==> flow/design.v <==
`timescale 1ns / 1ps
module adder(
    input [31:0] in_a, in_b,
    output [31:0] out
    );
    assign out = in_a + in_b;
endmodule
`timescale 1ns / 1ps
module pc(pc_cur, pc_nxt, clk, rst, StallF);
    input clk, rst;
    input StallF; 
    input [31:0] pc_nxt;
    output reg [31:0] pc_cur;
    always @(posedge clk or negedge rst) begin
        if (!rst) pc_cur <= 0;
        else if (StallF==0) pc_cur <= pc_nxt;
    end
endmodule
`timescale 1ns / 1ps
module FET_DEC_Reg(instrF, instrD, pcF, pcD, pc_plus4F, pc_plus4D, StallD, FlushD, clk,rst);
    input clk, rst;
    input StallD, FlushD;  
    input [31:0] instrF, pcF, pc_plus4F;
    output reg [31:0] instrD, pcD, pc_plus4D;
    always @(posedge clk or negedge rst) begin
        if (!rst) begin
            instrD <= 0;
            pcD <= 0;
            pc_plus4D <= 0;
        end
        else if (FlushD) begin
            instrD <= 0;
            pcD <= 0;
            pc_plus4D <= 0;
        end
        else if (StallD==0) begin
            instrD <= instrF;
            pcD <= pcF;
            pc_plus4D <= pc_plus4F;
        end
    end
endmodule
`timescale 1ns / 1ps
module fetch_cycle(clk, rst, pcTargetE, pcSrcE, instrD, pcD, pc_plus4D, StallF, StallD,FlushD, imem_addr, imem_data);
    input clk,rst;
    input pcSrcE;  
    input StallF, StallD, FlushD;  
    input [31:0] pcTargetE;
    output [31:0] instrD, pcD, pc_plus4D;
    output [31:0] imem_addr;
    input  [31:0] imem_data;
    wire [31:0] pc_nxt, pc_cur, pc_plus4F;
    wire [31:0] instrF;
    assign pc_nxt = (pcSrcE== 1'b0)? pc_plus4F : pcTargetE;
    pc program_counter (
                        .pc_nxt(pc_nxt),
                        .pc_cur(pc_cur),
                        .clk(clk),
                        .rst(rst),
                        .StallF(StallF)
                        );
    assign imem_addr = pc_cur;
    assign instrF    = imem_data;
    adder pc_adder (
                    .in_a(pc_cur),
                    .in_b(32'h00000004),
                    .out(pc_plus4F)
                    );
    FET_DEC_Reg F_D_Reg (
                         .instrF(instrF),
                         .instrD(instrD),
                         .pcF(pc_cur),
                         .pcD(pcD),
                         .pc_plus4F(pc_plus4F),
                         .pc_plus4D(pc_plus4D),
                         .StallD(StallD),
                         .FlushD(FlushD),
                         .clk(clk),
                         .rst(rst)
                         );
endmodule
`timescale 1ns / 1ps
module main_decoder(opcode, funct3, Branch, Jump, ResultSrc, MemWrite, ALUSrc, ImmSrc, MemSize, RegWrite, ALUop);
    input [6:0] opcode;
    input [2:0] funct3;
    output Branch, Jump, MemWrite, ALUSrc, RegWrite;
    output [1:0] ResultSrc, ImmSrc, ALUop;
    output reg [1:0] MemSize;
    reg [10:0] controles;
    assign {RegWrite,ImmSrc,ALUSrc,MemWrite,ResultSrc,Branch,ALUop,Jump}=controles;
    always @(*) begin
        MemSize=2'b00;
        case(opcode)
        7'b0000011: begin  
            controles = 11'b1_00_1_0_01_0_00_0;
            case(funct3)
            0: MemSize= 2'b01;  
            1: MemSize= 2'b10;  
            default: MemSize= 2'b11;  
            endcase
        end
        7'b0100011: begin  
            controles = 11'b0_01_1_1_00_0_00_0;
            case(funct3)
            0: MemSize= 2'b01;  
            1: MemSize= 2'b10;  
            default: MemSize= 2'b11;  
            endcase
        end
        7'b0110011: controles = 11'b1_00_0_0_00_0_10_0;  
        7'b1100011: controles = 11'b0_10_0_0_00_1_01_0;  
        7'b0010011: controles = 11'b1_00_1_0_00_0_10_0;  
        7'b1101111: controles = 11'b1_11_0_0_10_0_00_1;  
        default:    controles = 0;      
        endcase
    end
endmodule
`timescale 1ns / 1ps
module alu_decoder(ALUop, funct3, funct7_5, op5, ALUCtrl);
    input [1:0] ALUop;
    input funct7_5, op5;
    input [2:0] funct3;
    output reg [3:0] ALUCtrl;
    localparam      add=0,
                    sub=1,
                    AND=2,
                    OR=3,
                    XOR=4,
                    slt=5,
                    sltu=6,
                    sll=7,
                    srl=8,
                    sra=9;
    always @(*) begin
        ALUCtrl=0;
        case(ALUop)
        0: ALUCtrl = add;  
        1: ALUCtrl = sub;  
        2: begin
                case(funct3)
                0: ALUCtrl = (funct7_5 & op5)? sub:add;
                1: ALUCtrl = sll;
                2: ALUCtrl = slt;
                3: ALUCtrl = sltu;
                4: ALUCtrl = XOR;
                5: ALUCtrl = funct7_5? sra:srl;
                6: ALUCtrl = OR;
                7: ALUCtrl = AND;
                endcase
           end 
        endcase
    end
endmodule
`timescale 1ns / 1ps
module control_unit(op,funct3,funct7,RegWrite,ImmSrc,ALUSrc,MemWrite,ResultSrc,Branch,ALUCtrl,Jump,MemSize);
    input [6:0] op;
    input [2:0] funct3;
    input funct7;
    output Branch, Jump, MemWrite, ALUSrc, RegWrite;
    output [1:0] ResultSrc, ImmSrc, MemSize;
    output [3:0] ALUCtrl;
    wire [1:0] ALUop;
    main_decoder MainDec (
                          .opcode(op), 
                          .funct3(funct3), 
                          .Branch(Branch),
                          .Jump(Jump), 
                          .ResultSrc(ResultSrc), 
                          .MemWrite(MemWrite), 
                          .ALUSrc(ALUSrc), 
                          .ImmSrc(ImmSrc), 
                          .MemSize(MemSize), 
                          .RegWrite(RegWrite), 
                          .ALUop(ALUop)
                          );
    alu_decoder ALUDec (
                        .ALUop(ALUop), 
                        .funct3(funct3), 
                        .funct7_5(funct7), 
                        .op5(op[5]), 
                        .ALUCtrl(ALUCtrl)
                        );
endmodule
`timescale 1ns / 1ps
module register_file(clk,A1,A2,A3,WD3,WE3,RD1,RD2);
    input clk,WE3;
    input [4:0] A1,A2,A3;
    input [31:0] WD3;
    output [31:0] RD1,RD2;
    reg [31:0] reg_file [0:31];
    always @(negedge clk) begin
        if(WE3 && A3 != 0) reg_file[A3] <= WD3;
    end
    assign RD1 = (A1 == 0) ? 32'd0 : reg_file [A1];
    assign RD2 = (A2 == 0) ? 32'd0 : reg_file [A2];
endmodule
`timescale 1ns / 1ps
module imm_extend(imm, immSrc, immExt);
    input [24:0] imm;
    input [1:0] immSrc;
    output reg [31:0] immExt;
    always @(*) begin
        case(immSrc)
        0: immExt= {{20{imm[24]}}, imm[24:13]};  
        1: immExt= {{20{imm[24]}}, imm[24:18], imm[4:0]};  
        2: immExt= {{20{imm[24]}}, imm[0], imm[23:18], imm[4:1], 1'b0};  
        3: immExt= {{12{imm[24]}}, imm[12:5], imm[13], imm[23:14], 1'b0};  
        default: immExt=0;
        endcase
    end
endmodule
`timescale 1ns / 1ps
module DEC_EXC_Reg(RegWriteD,RegWriteE,ResultSrcD,ResultSrcE,MemWriteD,MemWriteE,JumpD,JumpE,
                   BranchD,BranchE,ALUCtrlD,ALUCtrlE,ALUSrcD,ALUSrcE,MemSizeD,MemSizeE,PCD,PCE,
                   Rs1D,Rs1E,Rs2D,Rs2E,RdD,RdE,ExtImmD,ExtImmE,PCPlus4D,PCPlus4E,StallE,FlushE,clk,rst,
                   RD1D,RD1E,RD2D,RD2E);
    input RegWriteD,MemWriteD,JumpD,BranchD,ALUSrcD,StallE,FlushE;
    input clk,rst;
    input [1:0] ResultSrcD,MemSizeD;
    input [3:0] ALUCtrlD;
    input [31:0] RD1D,RD2D,PCD,ExtImmD,PCPlus4D;
    input [4:0] Rs1D,Rs2D,RdD;
    output reg [4:0] Rs1E,Rs2E,RdE;
    output reg [31:0] RD1E,RD2E,PCE,ExtImmE,PCPlus4E;
    output reg [3:0] ALUCtrlE;
    output reg [1:0] ResultSrcE,MemSizeE;
    output reg RegWriteE,MemWriteE,JumpE,BranchE,ALUSrcE;
    always @(posedge clk or negedge rst) begin
        if (!rst) begin
            RegWriteE <= 0;
            ResultSrcE <= 0;
            MemWriteE <= 0;
            JumpE <= 0;
            BranchE <= 0;
            ALUCtrlE <= 0;
            ALUSrcE <= 0;
            MemSizeE <= 0;
            RD1E <= 0;
            RD2E <= 0;
            PCE <= 0;
            Rs1E <= 0;
            Rs2E <= 0;
            RdE <= 0;
            ExtImmE <= 0;
            PCPlus4E <= 0;
        end
        else if (FlushE) begin
            RegWriteE <= 0;
            ResultSrcE <= 0;
            MemWriteE <= 0;
            JumpE <= 0;
            BranchE <= 0;
            ALUCtrlE <= 0;
            ALUSrcE <= 0;
            MemSizeE <= 0;
            RD1E <= 0;
            RD2E <= 0;
            PCE <= 0;
            Rs1E <= 0;
            Rs2E <= 0;
            RdE <= 0;
            ExtImmE <= 0;
            PCPlus4E <= 0;
        end
        else begin
            if (StallE == 0) begin
                RegWriteE <= RegWriteD;
                ResultSrcE <= ResultSrcD;
                MemWriteE <= MemWriteD;
                JumpE <= JumpD;
                BranchE <= BranchD;
                ALUCtrlE <= ALUCtrlD;
                ALUSrcE <= ALUSrcD;
                MemSizeE <= MemSizeD;
                RD1E <= RD1D;
                RD2E <= RD2D;
                PCE <= PCD;
                Rs1E <= Rs1D;
                Rs2E <= Rs2D;
                RdE <= RdD;
                ExtImmE <= ExtImmD;
                PCPlus4E <= PCPlus4D;
            end
        end
    end
endmodule
`timescale 1ns / 1ps
module decode_cycle(clk,rst,instrD,pcD,pc_plus4D,  
                    RegWriteW,RdW,ResultW,  
                    StallE,FlushE,  
                    RegWriteE,ResultSrcE,MemWriteE,JumpE,BranchE,ALUCtrlE,ALUSrcE,MemSizeE,  
                    RD1E,RD2E,pcE,Rs1E,Rs2E,RdE,ExtImmE,pc_plus4E);  
    input  clk,rst,RegWriteW,StallE,FlushE;
    input  [4:0] RdW;
    input  [31:0] instrD, pcD, pc_plus4D, ResultW;
    output [1:0] ResultSrcE, MemSizeE;
    output [3:0] ALUCtrlE;
    output [4:0] Rs1E,Rs2E,RdE;
    output [31:0] RD1E,RD2E,pcE,ExtImmE,pc_plus4E;
    output RegWriteE,MemWriteE,JumpE,BranchE,ALUSrcE;
    wire        RegWriteD,MemWriteD,JumpD,BranchD,ALUSrcD;
    wire [1:0]  ResultSrcD, ImmSrcD, MemSizeD;
    wire [3:0]  ALUCtrlD;
    wire [31:0] RD1D,RD2D,PCD,ImmExtD;
    wire [4:0]  Rs1D,Rs2D,RdD;
    assign PCD  = pcD;
    assign Rs1D = instrD[19:15];
    assign Rs2D = instrD[24:20];
    assign RdD = instrD[11:7];
    control_unit ControlUnit(
                             .op(instrD[6:0]),
                             .funct3(instrD[14:12]),
                             .funct7(instrD[30]),
                             .RegWrite(RegWriteD),
                             .ImmSrc(ImmSrcD),
                             .ALUSrc(ALUSrcD),
                             .MemWrite(MemWriteD),
                             .ResultSrc(ResultSrcD),
                             .Branch(BranchD),
                             .ALUCtrl(ALUCtrlD),
                             .Jump(JumpD),
                             .MemSize(MemSizeD)
                             );
    register_file RegFile (
                           .clk(clk),
                           .A1(instrD[19:15]),
                           .A2(instrD[24:20]),
                           .A3(RdW),
                           .WD3(ResultW),
                           .WE3(RegWriteW),
                           .RD1(RD1D),
                           .RD2(RD2D)
                           );
    imm_extend ImmExt (
                       .imm(instrD[31:7]), 
                       .immSrc(ImmSrcD), 
                       .immExt(ImmExtD)
                       );
    DEC_EXC_Reg D_E_Reg (
                         .RegWriteD(RegWriteD),
                         .RegWriteE(RegWriteE),
                         .ResultSrcD(ResultSrcD),
                         .ResultSrcE(ResultSrcE),
                         .MemWriteD(MemWriteD),
                         .MemWriteE(MemWriteE),
                         .JumpD(JumpD),
                         .JumpE(JumpE),
                         .BranchD(BranchD),
                         .BranchE(BranchE),
                         .ALUCtrlD(ALUCtrlD),
                         .ALUCtrlE(ALUCtrlE),
                         .ALUSrcD(ALUSrcD),
                         .ALUSrcE(ALUSrcE),
                         .MemSizeD(MemSizeD),
                         .MemSizeE(MemSizeE),
                         .PCD(pcD),
                         .PCE(pcE),
                         .Rs1D(instrD[19:15]),
                         .Rs1E(Rs1E),
                         .Rs2D(instrD[24:20]),
                         .Rs2E(Rs2E),
                         .RdD(instrD[11:7]),
                         .RdE(RdE),
                         .ExtImmD(ImmExtD),
                         .ExtImmE(ExtImmE),
                         .PCPlus4D(pc_plus4D),
                         .PCPlus4E(pc_plus4E),
                         .StallE(StallE),
                         .FlushE(FlushE),
                         .RD1D(RD1D),
                         .RD1E(RD1E),
                         .RD2D(RD2D),
                         .RD2E(RD2E),
                         .clk(clk),
                         .rst(rst)
                         );
endmodule
`timescale 1ns / 1ps
module hazard_unit(Rs1D,Rs2D,Rs1E,Rs2E,RdE,PCSrcE,ResultSrcE0,RdM,RegWriteM,RdW,RegWriteW,proc_ready,PENABLE,IsPerM,  
                   StallF,StallD,StallE,StallM,FlushD,FlushE,FlushW,ForwardAE,ForwardBE  
                   );
        input            PCSrcE,ResultSrcE0,RegWriteM,RegWriteW,proc_ready,PENABLE,IsPerM;
        input      [4:0] Rs1D,Rs2D,Rs1E,Rs2E,RdE,RdM,RdW;
        output reg       StallF,StallD,StallE,StallM,FlushD,FlushE,FlushW;
        output reg [1:0] ForwardAE,ForwardBE;
        reg lwStall,perStall;
        always @(*) begin
            if ((Rs1E==RdM) && RegWriteM && Rs1E!=0) ForwardAE = 2'b10;  
            else if ((Rs1E==RdW) && RegWriteW && Rs1E!=0) ForwardAE = 2'b01;  
            else ForwardAE = 2'b00;
            if ((Rs2E==RdM) && RegWriteM && Rs2E!=0) ForwardBE = 2'b10;  
            else if ((Rs2E==RdW) && RegWriteW && Rs2E!=0) ForwardBE = 2'b01;  
            else ForwardBE = 2'b00;
            lwStall = ResultSrcE0 & ((Rs1D==RdE) | (Rs2D==RdE));
            perStall = !proc_ready;
            perStall = IsPerM && (!PENABLE || !proc_ready);
            {FlushE,FlushD,StallD,StallF,StallE,StallM,FlushW} = {lwStall|PCSrcE,PCSrcE,lwStall|perStall,lwStall|perStall,perStall,perStall,perStall};
         end
endmodule
`timescale 1ns / 1ps
module ALU(SrcA, SrcB, ALUResult, Zero, ALUCtrl);
    input [31:0] SrcA, SrcB;
    input [3:0] ALUCtrl;
    output reg [31:0] ALUResult;
    output Zero;
    assign Zero = (!(SrcA-SrcB))? 1 : 0;
    always @(*) begin
        ALUResult = 0;
        case(ALUCtrl)
        0:       ALUResult = SrcA + SrcB;                      
        1:       ALUResult = SrcA - SrcB;                      
        2:       ALUResult = SrcA & SrcB;                      
        3:       ALUResult = SrcA | SrcB;                      
        4:       ALUResult = SrcA ^ SrcB;                      
        5:       ALUResult = ($signed(SrcA) < $signed(SrcB));  
        6:       ALUResult = SrcA < SrcB;                      
        7:       ALUResult = SrcA << SrcB[4:0];                
        8:       ALUResult = SrcA >> SrcB[4:0];                
        9:       ALUResult = $signed(SrcA) >>> SrcB[4:0];              
        endcase
    end
endmodule
`timescale 1ns / 1ps
module EXE_MEM_Reg(clk,rst,RegWriteE,ResultSrcE,MemWriteE,MemSizeE,ALUResultE,WriteDataE,RdE,PCPlus4E,IsPerE,   
                           RegWriteM,ResultSrcM,MemWriteM,MemSizeM,ALUResultM,WriteDataM,RdM,PCPlus4M,IsPerM,    
                           StallM);  
    input             clk,rst;
    input             StallM;
    input             RegWriteE,MemWriteE,IsPerE;
    input      [1:0]  ResultSrcE, MemSizeE;
    input      [4:0]  RdE;
    input      [31:0] ALUResultE,WriteDataE,PCPlus4E;
    output reg        RegWriteM,MemWriteM,IsPerM;
    output reg [1:0]  ResultSrcM, MemSizeM;
    output reg [4:0]  RdM;
    output reg [31:0] ALUResultM,WriteDataM,PCPlus4M;
    always @(posedge clk or negedge rst) begin
        if(!rst) begin
            RegWriteM <= 0;
            ResultSrcM <= 0;
            MemWriteM <= 0;
            MemSizeM <= 0;
            ALUResultM <= 0;
            WriteDataM <= 0;
            RdM <= 0;
            PCPlus4M <= 0;
            IsPerM <= 0;
        end
        else begin
            if (StallM==0) begin
                RegWriteM <= RegWriteE;
                ResultSrcM <= ResultSrcE;
                MemWriteM <= MemWriteE;
                MemSizeM <= MemSizeE;
                ALUResultM <= ALUResultE;
                WriteDataM <= WriteDataE;
                RdM <= RdE;
                PCPlus4M <= PCPlus4E;
                IsPerM <= IsPerE;
            end
        end
    end    
endmodule
`timescale 1ns / 1ps
module execute_cycle(clk,rst,RegWriteE,ResultSrcE,MemWriteE,JumpE,BranchE,ALUCtrlE,ALUSrcE,ExtImmE,MemSizeE,  
                     RD1E,RD2E,PCE,Rs1E,Rs2E,RdE,PCPlus4E,ResultW,  
                     StallM,ForwardAE,ForwardBE,  
                     RegWriteM,ResultSrcM,MemWriteM,MemSizeM,ALUResultM,WriteDataM,RdM,PCPlus4M,PCTargetE,PCSrcE,IsPerM,transEn  
                     );
    input         clk,rst;
    input         RegWriteE,MemWriteE,JumpE,BranchE,ALUSrcE,StallM;
    input  [1:0]  ForwardAE, ForwardBE;
    input  [1:0]  ResultSrcE,MemSizeE;
    input  [3:0]  ALUCtrlE;
    input  [4:0]  Rs1E,Rs2E,RdE;
    input  [31:0] RD1E,RD2E,PCE,ExtImmE,PCPlus4E,ResultW;
    output        RegWriteM,MemWriteM,PCSrcE;
    output [1:0]  ResultSrcM, MemSizeM;
    output [4:0]  RdM;
    output [31:0] ALUResultM,WriteDataM,PCPlus4M,PCTargetE;
    output        transEn, IsPerM;  
    wire        ZeroE;
    reg         IsPerE;
    reg  [31:0] SrcAE,SrcBE,SrcBE_WriteDataE;
    wire [31:0] WriteDataE,ALUResultE,ALUResultM_in;
    always @(*) begin
        SrcAE = 0;
        SrcBE = 0;
        SrcBE_WriteDataE = 0;
        IsPerE = 0;
        case (ForwardAE)
        0: SrcAE = RD1E;
        1: SrcAE = ResultW;
        2: SrcAE = ALUResultM_in;
        endcase
        case (ForwardBE)
        0: SrcBE_WriteDataE = RD2E;
        1: SrcBE_WriteDataE = ResultW;
        2: SrcBE_WriteDataE = ALUResultM_in;
        endcase
        case (ALUSrcE)
        0: SrcBE = SrcBE_WriteDataE;
        1: SrcBE = ExtImmE;
        endcase
        if ((ResultSrcE[0] || MemWriteE))
            if(ALUResultE > 511)
                IsPerE = 1;
    end 
    ALU ALU(
            .SrcA(SrcAE),
            .SrcB(SrcBE),
            .ALUResult(ALUResultE),
            .Zero(ZeroE),
            .ALUCtrl(ALUCtrlE)
            );
    adder PCTargetAdder (
                         .in_a(PCE),
                         .in_b(ExtImmE),
                         .out(PCTargetE)
                         );
    EXE_MEM_Reg E_M_Reg (
                         .clk(clk),
                         .rst(rst),
                         .RegWriteE(RegWriteE),
                         .ResultSrcE(ResultSrcE),
                         .MemWriteE(MemWriteE),
                         .MemSizeE(MemSizeE),
                         .ALUResultE(ALUResultE),
                         .WriteDataE(WriteDataE),
                         .RdE(RdE),
                         .PCPlus4E(PCPlus4E),
                         .RegWriteM(RegWriteM),
                         .ResultSrcM(ResultSrcM),
                         .MemWriteM(MemWriteM),
                         .MemSizeM(MemSizeM),
                         .ALUResultM(ALUResultM),
                         .WriteDataM(WriteDataM),
                         .RdM(RdM),
                         .PCPlus4M(PCPlus4M),
                         .IsPerM(IsPerM),
                         .IsPerE(IsPerE),
                         .StallM(StallM)
                         );
    assign WriteDataE = SrcBE_WriteDataE;
    assign PCSrcE = (ZeroE & BranchE) | JumpE;
    assign ALUResultM_in = ALUResultM;
    assign transEn = IsPerE;
endmodule
`timescale 1ns / 1ps
module MEM_WB_Reg(clk,rst,RegWriteM,ResultSrcM,ALUResultM,ReadDataM,RdM,PCPlus4M,  
                          RegWriteW,ResultSrcW,ALUResultW,ReadDataW,RdW,PCPlus4W,  
                          FlushW  
                  );
    input             clk,rst;
    input             FlushW;
    input             RegWriteM;
    input      [1:0]  ResultSrcM;
    input      [4:0]  RdM;
    input      [31:0] ALUResultM,ReadDataM,PCPlus4M;    
    output reg        RegWriteW;
    output reg [1:0]  ResultSrcW;
    output reg [4:0]  RdW;
    output reg [31:0] ALUResultW,ReadDataW,PCPlus4W;
    always @(posedge clk or negedge rst) begin
        if (!rst) begin
            RegWriteW <= 0;
            ResultSrcW <= 0;
            RdW <= 0;
            ALUResultW <= 0;
            ReadDataW <= 0;
            PCPlus4W <= 0;
        end
        else if (FlushW) begin
            RegWriteW <= 0;
            ResultSrcW <= 0;
            RdW <= 0;
            ALUResultW <= 0;
            ReadDataW <= 0;
            PCPlus4W <= 0;
        end
        else begin
            RegWriteW <= RegWriteM;
            ResultSrcW <=  ResultSrcM;
            RdW <= RdM;
            ALUResultW <= ALUResultM;
            ReadDataW <= ReadDataM;
            PCPlus4W <= PCPlus4M;
        end
    end
endmodule
`timescale 1ns / 1ps
module memory_cycle(RegWriteM,ResultSrcM,MemWriteM,MemSizeM,  
                    clk,rst,ALUResultM,WriteDataM,RdM,PCPlus4M,IsPerM,  
                    RegWriteW,ResultSrcW,ALUResultW,ReadDataW,RdW,PCPlus4W,  
                    FlushW,  
                    dmem_addr,dmem_wdata,dmem_we,dmem_size,dmem_rdata  
                    );
    input         clk,rst;
    input         FlushW;
    input         RegWriteM,MemWriteM,IsPerM;
    input  [1:0]  ResultSrcM,MemSizeM;
    input  [4:0]  RdM;
    input  [31:0] ALUResultM,WriteDataM,PCPlus4M;
    output        RegWriteW;
    output [1:0]  ResultSrcW;
    output [4:0]  RdW;
    output [31:0] ALUResultW,ReadDataW,PCPlus4W;
    output [31:0] dmem_addr, dmem_wdata;
    output        dmem_we;
    output [1:0]  dmem_size;
    input  [31:0] dmem_rdata;
    wire [31:0] ReadDataM, RD;
    assign dmem_addr  = ALUResultM;
    assign dmem_wdata = WriteDataM;
    assign dmem_we    = MemWriteM;
    assign dmem_size  = MemSizeM;
    assign RD = (MemSizeM==1)? {{24{dmem_rdata[7]}},dmem_rdata[7:0]}:
                (MemSizeM==2)? {{16{dmem_rdata[15]}},dmem_rdata[15:0]}:
                dmem_rdata;
    assign ReadDataM = RD;
    MEM_WB_Reg M_WB_Reg(
                        .clk(clk),
                        .rst(rst),
                        .RegWriteM(RegWriteM),
                        .ResultSrcM(ResultSrcM),
                        .ALUResultM(ALUResultM),
                        .ReadDataM(ReadDataM),
                        .RdM(RdM),
                        .PCPlus4M(PCPlus4M),
                        .RegWriteW(RegWriteW),
                        .ResultSrcW(ResultSrcW),
                        .ALUResultW(ALUResultW),
                        .ReadDataW(ReadDataW),
                        .RdW(RdW),
                        .PCPlus4W(PCPlus4W),
                        .FlushW(FlushW)
                       );
endmodule
`timescale 1ns / 1ps
module writeback_cycle(RegWriteW,ResultSrcW,  
                       ALUResultW,ReadDataW,RdW,PCPlus4W,  
                       ResultW  
                       );
    input             RegWriteW;
    input      [1:0]  ResultSrcW;
    input      [4:0]  RdW;
    input      [31:0] ALUResultW,ReadDataW,PCPlus4W;
    output reg [31:0] ResultW;
    always@(*) begin
        case(ResultSrcW)
        0: ResultW = ALUResultW;
        1: ResultW = ReadDataW;
        2: ResultW = PCPlus4W;
        3: ResultW = 0;
        endcase
    end
endmodule
`timescale 1ns / 1ps
module rv32i_core(clk,rst,imem_data,dmem_rdata,  
                  imem_addr,dmem_addr,dmem_wdata,dmem_we,dmem_size  
                  );
    input         clk,rst;
    input  [31:0] imem_data;
    input  [31:0] dmem_rdata;
    output [31:0] imem_addr;
    output [31:0] dmem_addr;
    output [31:0] dmem_wdata;
    output        dmem_we;
    output [1:0]  dmem_size;
    wire        StallF,StallD,StallE,StallM,FlushD,FlushE,FlushW;
    wire [1:0]  ForwardAE,ForwardBE;
    wire        PCSrcE;
    wire [31:0] instrD,PCD,PCPlus4D;
    wire        RegWriteE,MemWriteE,JumpE,BranchE,ALUSrcE;
    wire [1:0]  ResultSrcE, MemSizeE;
    wire [3:0]  ALUCtrlE;
    wire [4:0]  Rs1E,Rs2E,RdE;
    wire [31:0] RD1E,RD2E,PCE,ExtImmE,PCPlus4E;
    wire        RegWriteM,MemWriteM,IsPerM;
    wire [1:0]  ResultSrcM, MemSizeM;
    wire [4:0]  RdM;
    wire [31:0] ALUResultM,WriteDataM,PCPlus4M,PCTargetE;
    wire        RegWriteW;
    wire [1:0]  ResultSrcW;
    wire [4:0]  RdW;
    wire [31:0] ALUResultW,ReadDataW,PCPlus4W;
    wire [31:0] ResultW;
    hazard_unit Hazard_Unit (
                             .Rs1D(instrD[19:15]),
                             .Rs2D(instrD[24:20]),
                             .Rs1E(Rs1E),
                             .Rs2E(Rs2E),
                             .RdE(RdE),
                             .PCSrcE(PCSrcE),
                             .ResultSrcE0(ResultSrcE[0]),
                             .RdM(RdM),
                             .RegWriteM(RegWriteM),
                             .RdW(RdW),
                             .RegWriteW(RegWriteW),
                             .proc_ready(1'b1),
                             .PENABLE(1'b1),
                             .IsPerM(1'b0), 
                             .StallF(StallF),
                             .StallD(StallD),
                             .StallE(StallE),
                             .StallM(StallM),
                             .FlushD(FlushD),
                             .FlushE(FlushE),
                             .FlushW(FlushW),
                             .ForwardAE(ForwardAE),
                             .ForwardBE(ForwardBE)
                            );
    fetch_cycle Fetch (
                       .clk(clk),
                       .rst(rst),
                       .pcTargetE(PCTargetE),
                       .pcSrcE(PCSrcE),
                       .instrD(instrD),
                       .pcD(PCD),
                       .pc_plus4D(PCPlus4D),
                       .StallF(StallF),
                       .StallD(StallD),
                       .FlushD(FlushD),
                       .imem_addr(imem_addr),
                       .imem_data(imem_data)
                       );
       decode_cycle Decode (
                            .clk(clk),
                            .rst(rst),
                            .instrD(instrD),
                            .pcD(PCD),
                            .pc_plus4D(PCPlus4D), 
                            .RegWriteW(RegWriteW),
                            .RdW(RdW),
                            .ResultW(ResultW), 
                            .StallE(StallE),
                            .FlushE(FlushE), 
                            .RegWriteE(RegWriteE),
                            .ResultSrcE(ResultSrcE),
                            .MemWriteE(MemWriteE),
                            .JumpE(JumpE),
                            .BranchE(BranchE),
                            .ALUCtrlE(ALUCtrlE),
                            .ALUSrcE(ALUSrcE),
                            .MemSizeE(MemSizeE), 
                            .RD1E(RD1E),
                            .RD2E(RD2E),
                            .pcE(PCE),
                            .Rs1E(Rs1E),
                            .Rs2E(Rs2E),
                            .RdE(RdE),
                            .ExtImmE(ExtImmE),
                            .pc_plus4E(PCPlus4E)
                            ); 
       execute_cycle Execute (
                              .clk(clk),
                              .rst(rst),
                              .RegWriteE(RegWriteE),
                              .ResultSrcE(ResultSrcE),
                              .MemWriteE(MemWriteE),
                              .JumpE(JumpE),
                              .BranchE(BranchE),
                              .ALUCtrlE(ALUCtrlE),
                              .ALUSrcE(ALUSrcE),
                              .ExtImmE(ExtImmE),
                              .MemSizeE(MemSizeE),
                              .RD1E(RD1E),
                              .RD2E(RD2E),
                              .PCE(PCE),
                              .Rs1E(Rs1E),
                              .Rs2E(Rs2E),
                              .RdE(RdE),
                              .PCPlus4E(PCPlus4E),
                              .ResultW(ResultW), 
                              .StallM(StallM),
                              .ForwardAE(ForwardAE),
                              .ForwardBE(ForwardBE), 
                              .RegWriteM(RegWriteM),
                              .ResultSrcM(ResultSrcM),
                              .MemWriteM(MemWriteM),
                              .MemSizeM(MemSizeM),
                              .ALUResultM(ALUResultM),
                              .WriteDataM(WriteDataM),
                              .RdM(RdM),
                              .PCPlus4M(PCPlus4M),
                              .PCTargetE(PCTargetE),  
                              .PCSrcE(PCSrcE),  
                              .IsPerM(),
                              .transEn()
                             );
       memory_cycle Memory (
                            .RegWriteM(RegWriteM),
                            .ResultSrcM(ResultSrcM),
                            .MemWriteM(MemWriteM),
                            .MemSizeM(MemSizeM), 
                            .clk(clk),
                            .rst(rst),
                            .ALUResultM(ALUResultM),
                            .WriteDataM(WriteDataM),
                            .RdM(RdM),
                            .PCPlus4M(PCPlus4M),
                            .IsPerM(1'b0),
                            .FlushW(FlushW),
                            .RegWriteW(RegWriteW),  
                            .ResultSrcW(ResultSrcW),
                            .ALUResultW(ALUResultW),
                            .ReadDataW(ReadDataW),
                            .RdW(RdW),  
                            .PCPlus4W(PCPlus4W),
                            .dmem_addr(dmem_addr),
                            .dmem_wdata(dmem_wdata),
                            .dmem_we(dmem_we),
                            .dmem_size(dmem_size),
                            .dmem_rdata(dmem_rdata)
                           );
    writeback_cycle Write_Back (
                                .RegWriteW(RegWriteW),
                                .ResultSrcW(ResultSrcW), 
                                .ALUResultW(ALUResultW),
                                .ReadDataW(ReadDataW),
                                .RdW(RdW),
                                .PCPlus4W(PCPlus4W), 
                                .ResultW(ResultW)  
                           );
endmodule
Lab notebook: rv32i_core

=== Step by step through the tools: rv32i_core ===
Module rv32i_core before and after one edit of its RTL, step after step.
Lines under "unedited" count in the file above, lines under "edited" in the edited file.
"change" is "edited" less "unedited", of the values as shown.
Operators carry their Yosys type and port widths (W data, S select, Z words).
Cell names lack the library's common part.
Not given: n/a

* Design top: rv32i_core
* Clock: clk
* Library: sky130hd
* Library corner: tt_025C_1v80

=== The edit ===
The edit as a unified diff against the file above.
The edited RTL no longer does the same as the RTL above: the edit was made by script, with no optimisation intended.

<pre>
@@ -616,6 +616,5 @@
     assign dmem_size  = MemSizeM;
     assign RD = (MemSizeM==1)? {{24{dmem_rdata[7]}},dmem_rdata[7:0]}:
-                (MemSizeM==2)? {{16{dmem_rdata[15]}},dmem_rdata[15:0]}:
-                dmem_rdata;
+                {{16{dmem_rdata[15]}},dmem_rdata[15:0]};
     assign ReadDataM = RD;
     MEM_WB_Reg M_WB_Reg(
</pre>

=== Word level ===
Source: Yosys, flattened and elaborated, memories not mapped. Widths are those after wreduce. Registers that Yosys merges into a memory's read port (data or address) are not register bits. Print and check cells do not count.
Memory sizes are those after Yosys's memory passes, which may raise the word count (mostly to a power of two), join words into wider ones and drop unused or constant bits.

{| class="wikitable"
|+ Bit counts
! element !! unedited !! edited !! change
|-
| register bits || 527 || 527 || 0
|-
| RAM bits || 1024 || 1024 || 0
|-
| memories || 1 || 1 || 0
|-
| input port bits || 66 || 66 || 0
|-
| output and inout bits || 99 || 99 || 0
|-
| word-level cells || 167 || 165 || -2
|}

{| class="wikitable"
|+ Operators by class
! element !! unedited !! edited !! change
|-
| $add $sub $neg || 4 || 4 || 0
|-
| magnitude comparators || 2 || 2 || 0
|-
| eq/ne operators || 43 || 42 || -1
|-
| shift-type cells || 3 || 3 || 0
|-
| mux-type cells || 48 || 47 || -1
|-
| bitwise operators || 10 || 10 || 0
|-
| reductions and logical operators || 22 || 22 || 0
|}

{| class="wikitable"
|+ Memory list
! element !! unedited !! edited
|-
| shape (words x width / read and write ports) || Decode.RegFile.reg_file 32x32 r2 w1 || Decode.RegFile.reg_file 32x32 r2 w1
|}

{| class="wikitable"
|+ Operators by type and width
! cell !! unedited !! edited !! change
|-
| $mux W32 || 17 || 16 || -1
|-
| $eq A2 B2 Y1 const B || 8 || 7 || -1
|}

Unchanged operator kinds not shown: 47.

=== Logic depth ===
Depth = most cells in a row (Yosys ltp): at word level without a register or memory, in the mapped netlist without a sequential cell, where the memories' decode and read muxes count.

{| class="wikitable"
|+ Depth
! element !! unedited !! edited !! change
|-
| depth after elaboration || 15 || 15 || 0
|-
| ABC_AREA || 0 || 0 || n/a
|-
| mapped depth || 26 || 28 || +2
|-
| gate-level depth less buffers || 20 || 20 || 0
|}

=== After synthesis ===
The flow's flattened synthesis, as Yosys stat reports it; memories are mapped. The netlist is that of the ABC_AREA named above (0 if unset); the other value can give another one.

{| class="wikitable"
|+ Synthesis totals
! element !! unedited !! edited !! change
|-
| standard cells after synthesis || 5397 || 5300 || -97
|-
| cell area after synthesis (mm^2) || 0.0775944 || 0.0771152 || -0.0004792
|-
| sequential area (mm^2) || 0.0436882 || 0.0432878 || -0.0004004
|-
| flip-flops || 1541 || 1525 || -16
|-
| buffers || 398 || 402 || +4
|}

{| class="wikitable"
|+ Cell types
! cell !! unedited !! edited !! change
|-
| mux2i_1 || 187 || 308 || +121
|-
| a22oi_1 || 83 || 6 || -77
|-
| nand2_1 || 456 || 404 || -52
|-
| nor3_1 || 87 || 135 || +48
|-
| nor2_1 || 318 || 279 || -39
|-
| o21ai_0 || 214 || 178 || -36
|-
| o22ai_1 || 56 || 20 || -36
|-
| clkbuf_1 || 256 || 283 || +27
|-
| buf_2 || 56 || 36 || -20
|-
| dfrtp_1 || 516 || 500 || -16
|-
| a211oi_1 || 54 || 69 || +15
|-
| a21o_1 || 44 || 29 || -15
|-
| a32oi_1 || 4 || 19 || +15
|-
| o311ai_0 || 8 || 22 || +14
|-
| o21ai_1 || 24 || 37 || +13
|-
| nor2b_1 || 30 || 18 || -12
|-
| xnor2_1 || 66 || 77 || +11
|-
| a31oi_1 || 17 || 26 || +9
|}

Unchanged cell types not shown: 14.
The list need not be complete.
By module: a second synthesis without flattening, with its own total; a netlist apart from the flattened one above.

{| class="wikitable"
|+ Unflattened totals
! element !! unedited !! edited !! change
|-
| cells (unflattened synthesis) || 6176 || 6118 || -58
|-
| area total of the unflattened synthesis (mm^2) || 0.0849465 || 0.0843822 || -0.0005643
|}

Rows give one instance, submodules left out.

{| class="wikitable"
|+ Modules, unedited
! module !! instances !! cells !! area (mm^2) !! sequential area (mm^2)
|-
| register_file || 1 || 2280 || 0.0470051 || 0.0307495
|-
| ALU || 1 || 1372 || 0.0086771 || 0
|-
| DEC_EXC_Reg || 1 || 606 || 0.007596 || 0.0047045
|-
| EXE_MEM_Reg || 1 || 228 || 0.0040789 || 0.0027026
|-
| FET_DEC_Reg || 1 || 310 || 0.00391 || 0.0024023
|-
| adder || 2 || 232 || 0.0017204 || 0
|-
| MEM_WB_Reg || 1 || 219 || 0.0033257 || 0.0026025
|-
| execute_cycle || 1 || 231 || 0.0020132 || 0
|-
| pc || 1 || 68 || 0.001345 || 0.0008008
|-
| memory_cycle || 1 || 137 || 0.0011586 || 0
|-
| writeback_cycle || 1 || 77 || 0.000787 || 0
|-
| fetch_cycle || 1 || 38 || 0.0005518 || 0
|-
| hazard_unit || 1 || 60 || 0.0004479 || 0
|-
| imm_extend || 1 || 39 || 0.0003228 || 0
|}

unedited: Further modules, not shown: 5.

{| class="wikitable"
|+ Modules, edited
! module !! instances !! cells !! area (mm^2) !! sequential area (mm^2)
|-
| register_file || 1 || 2280 || 0.0470051 || 0.0307495
|-
| ALU || 1 || 1372 || 0.0086771 || 0
|-
| DEC_EXC_Reg || 1 || 606 || 0.007596 || 0.0047045
|-
| EXE_MEM_Reg || 1 || 228 || 0.0040789 || 0.0027026
|-
| FET_DEC_Reg || 1 || 310 || 0.00391 || 0.0024023
|-
| adder || 2 || 232 || 0.0017204 || 0
|-
| MEM_WB_Reg || 1 || 219 || 0.0033257 || 0.0026025
|-
| execute_cycle || 1 || 231 || 0.0020132 || 0
|-
| pc || 1 || 68 || 0.001345 || 0.0008008
|-
| writeback_cycle || 1 || 77 || 0.000787 || 0
|-
| memory_cycle || 1 || 79 || 0.0005943 || 0
|-
| fetch_cycle || 1 || 38 || 0.0005518 || 0
|-
| hazard_unit || 1 || 60 || 0.0004479 || 0
|-
| imm_extend || 1 || 39 || 0.0003228 || 0
|}

edited: Further modules, not shown: 5.

=== Flow runs ===
Runs of the flow (Yosys, OpenROAD) on both versions; the two runs of a pair have the same settings. The constraints put input and output delay at 20% of the set period each and load the outputs with 0.01 pF.

Flow settings, set A:
* CORE_UTILIZATION: 40
* period_ns: 8.5
* CAP_MARGIN: 20
* CORE_MARGIN: 2
* SLEW_MARGIN: 20

{| class="wikitable"
|+ Results, set A
! element !! unedited !! edited !! change
|-
| synthesis area (mm^2) || 0.0775944 || 0.0771152 || -0.0004792
|-
| die footprint (mm^2) || 0.197527 || 0.196315 || -0.001212
|-
| standard-cell area of the final layout (mm^2) || 0.0929216 || 0.0923286 || -0.0005930
|-
| utilization of the finished layout (%) || 48.3 || 48.1 || -0.2
|-
| setup slack of the worst path (ps) || 823 || 525 || -298
|-
| setup TNS (ps) || 0 || 0 || 0
|-
| worst hold slack after layout (ps) || 344 || 334 || -10
|-
| power (uW) || 24456 || 24711 || +255
|-
| period achieved (ps) || 7677 || 7975 || +298
|}

Flow settings, set B:
* CAP_MARGIN: 5
* CORE_ASPECT_RATIO: 1.33
* CORE_MARGIN: 4
* CORE_UTILIZATION: 28
* GPL_TIMING_DRIVEN: 0
* PLACE_DENSITY: 0.6
* TNS_END_PERCENT: 100
* period_ns: 7.11
* SLEW_MARGIN: 20

{| class="wikitable"
|+ Results, set B
! element !! unedited !! edited !! change
|-
| synthesis area (mm^2) || 0.0775944 || 0.0771152 || -0.0004792
|-
| die footprint (mm^2) || 0.285695 || 0.283957 || -0.001738
|-
| standard-cell area of the final layout (mm^2) || 0.0975898 || 0.0965751 || -0.0010147
|-
| utilization of the finished layout (%) || 35.4 || 35.4 || 0.0
|-
| setup slack of the worst path (ps) || -18 || 78 || +96
|-
| setup TNS (ps) || -26 || 0 || +26
|-
| worst hold slack after layout (ps) || 325 || 340 || +15
|-
| power (uW) || 30693 || 30472 || -221
|-
| period achieved (ps) || 7128 || 7032 || -96
|}

"period achieved" = clock period - worst setup slack. The figure is calculated, with input and output delays left at 20% of the set period.
By "power" is meant OpenSTA's value without simulated activity: inputs other than the clock are taken to toggle once in ten clock periods, and the tool carries that through the logic.
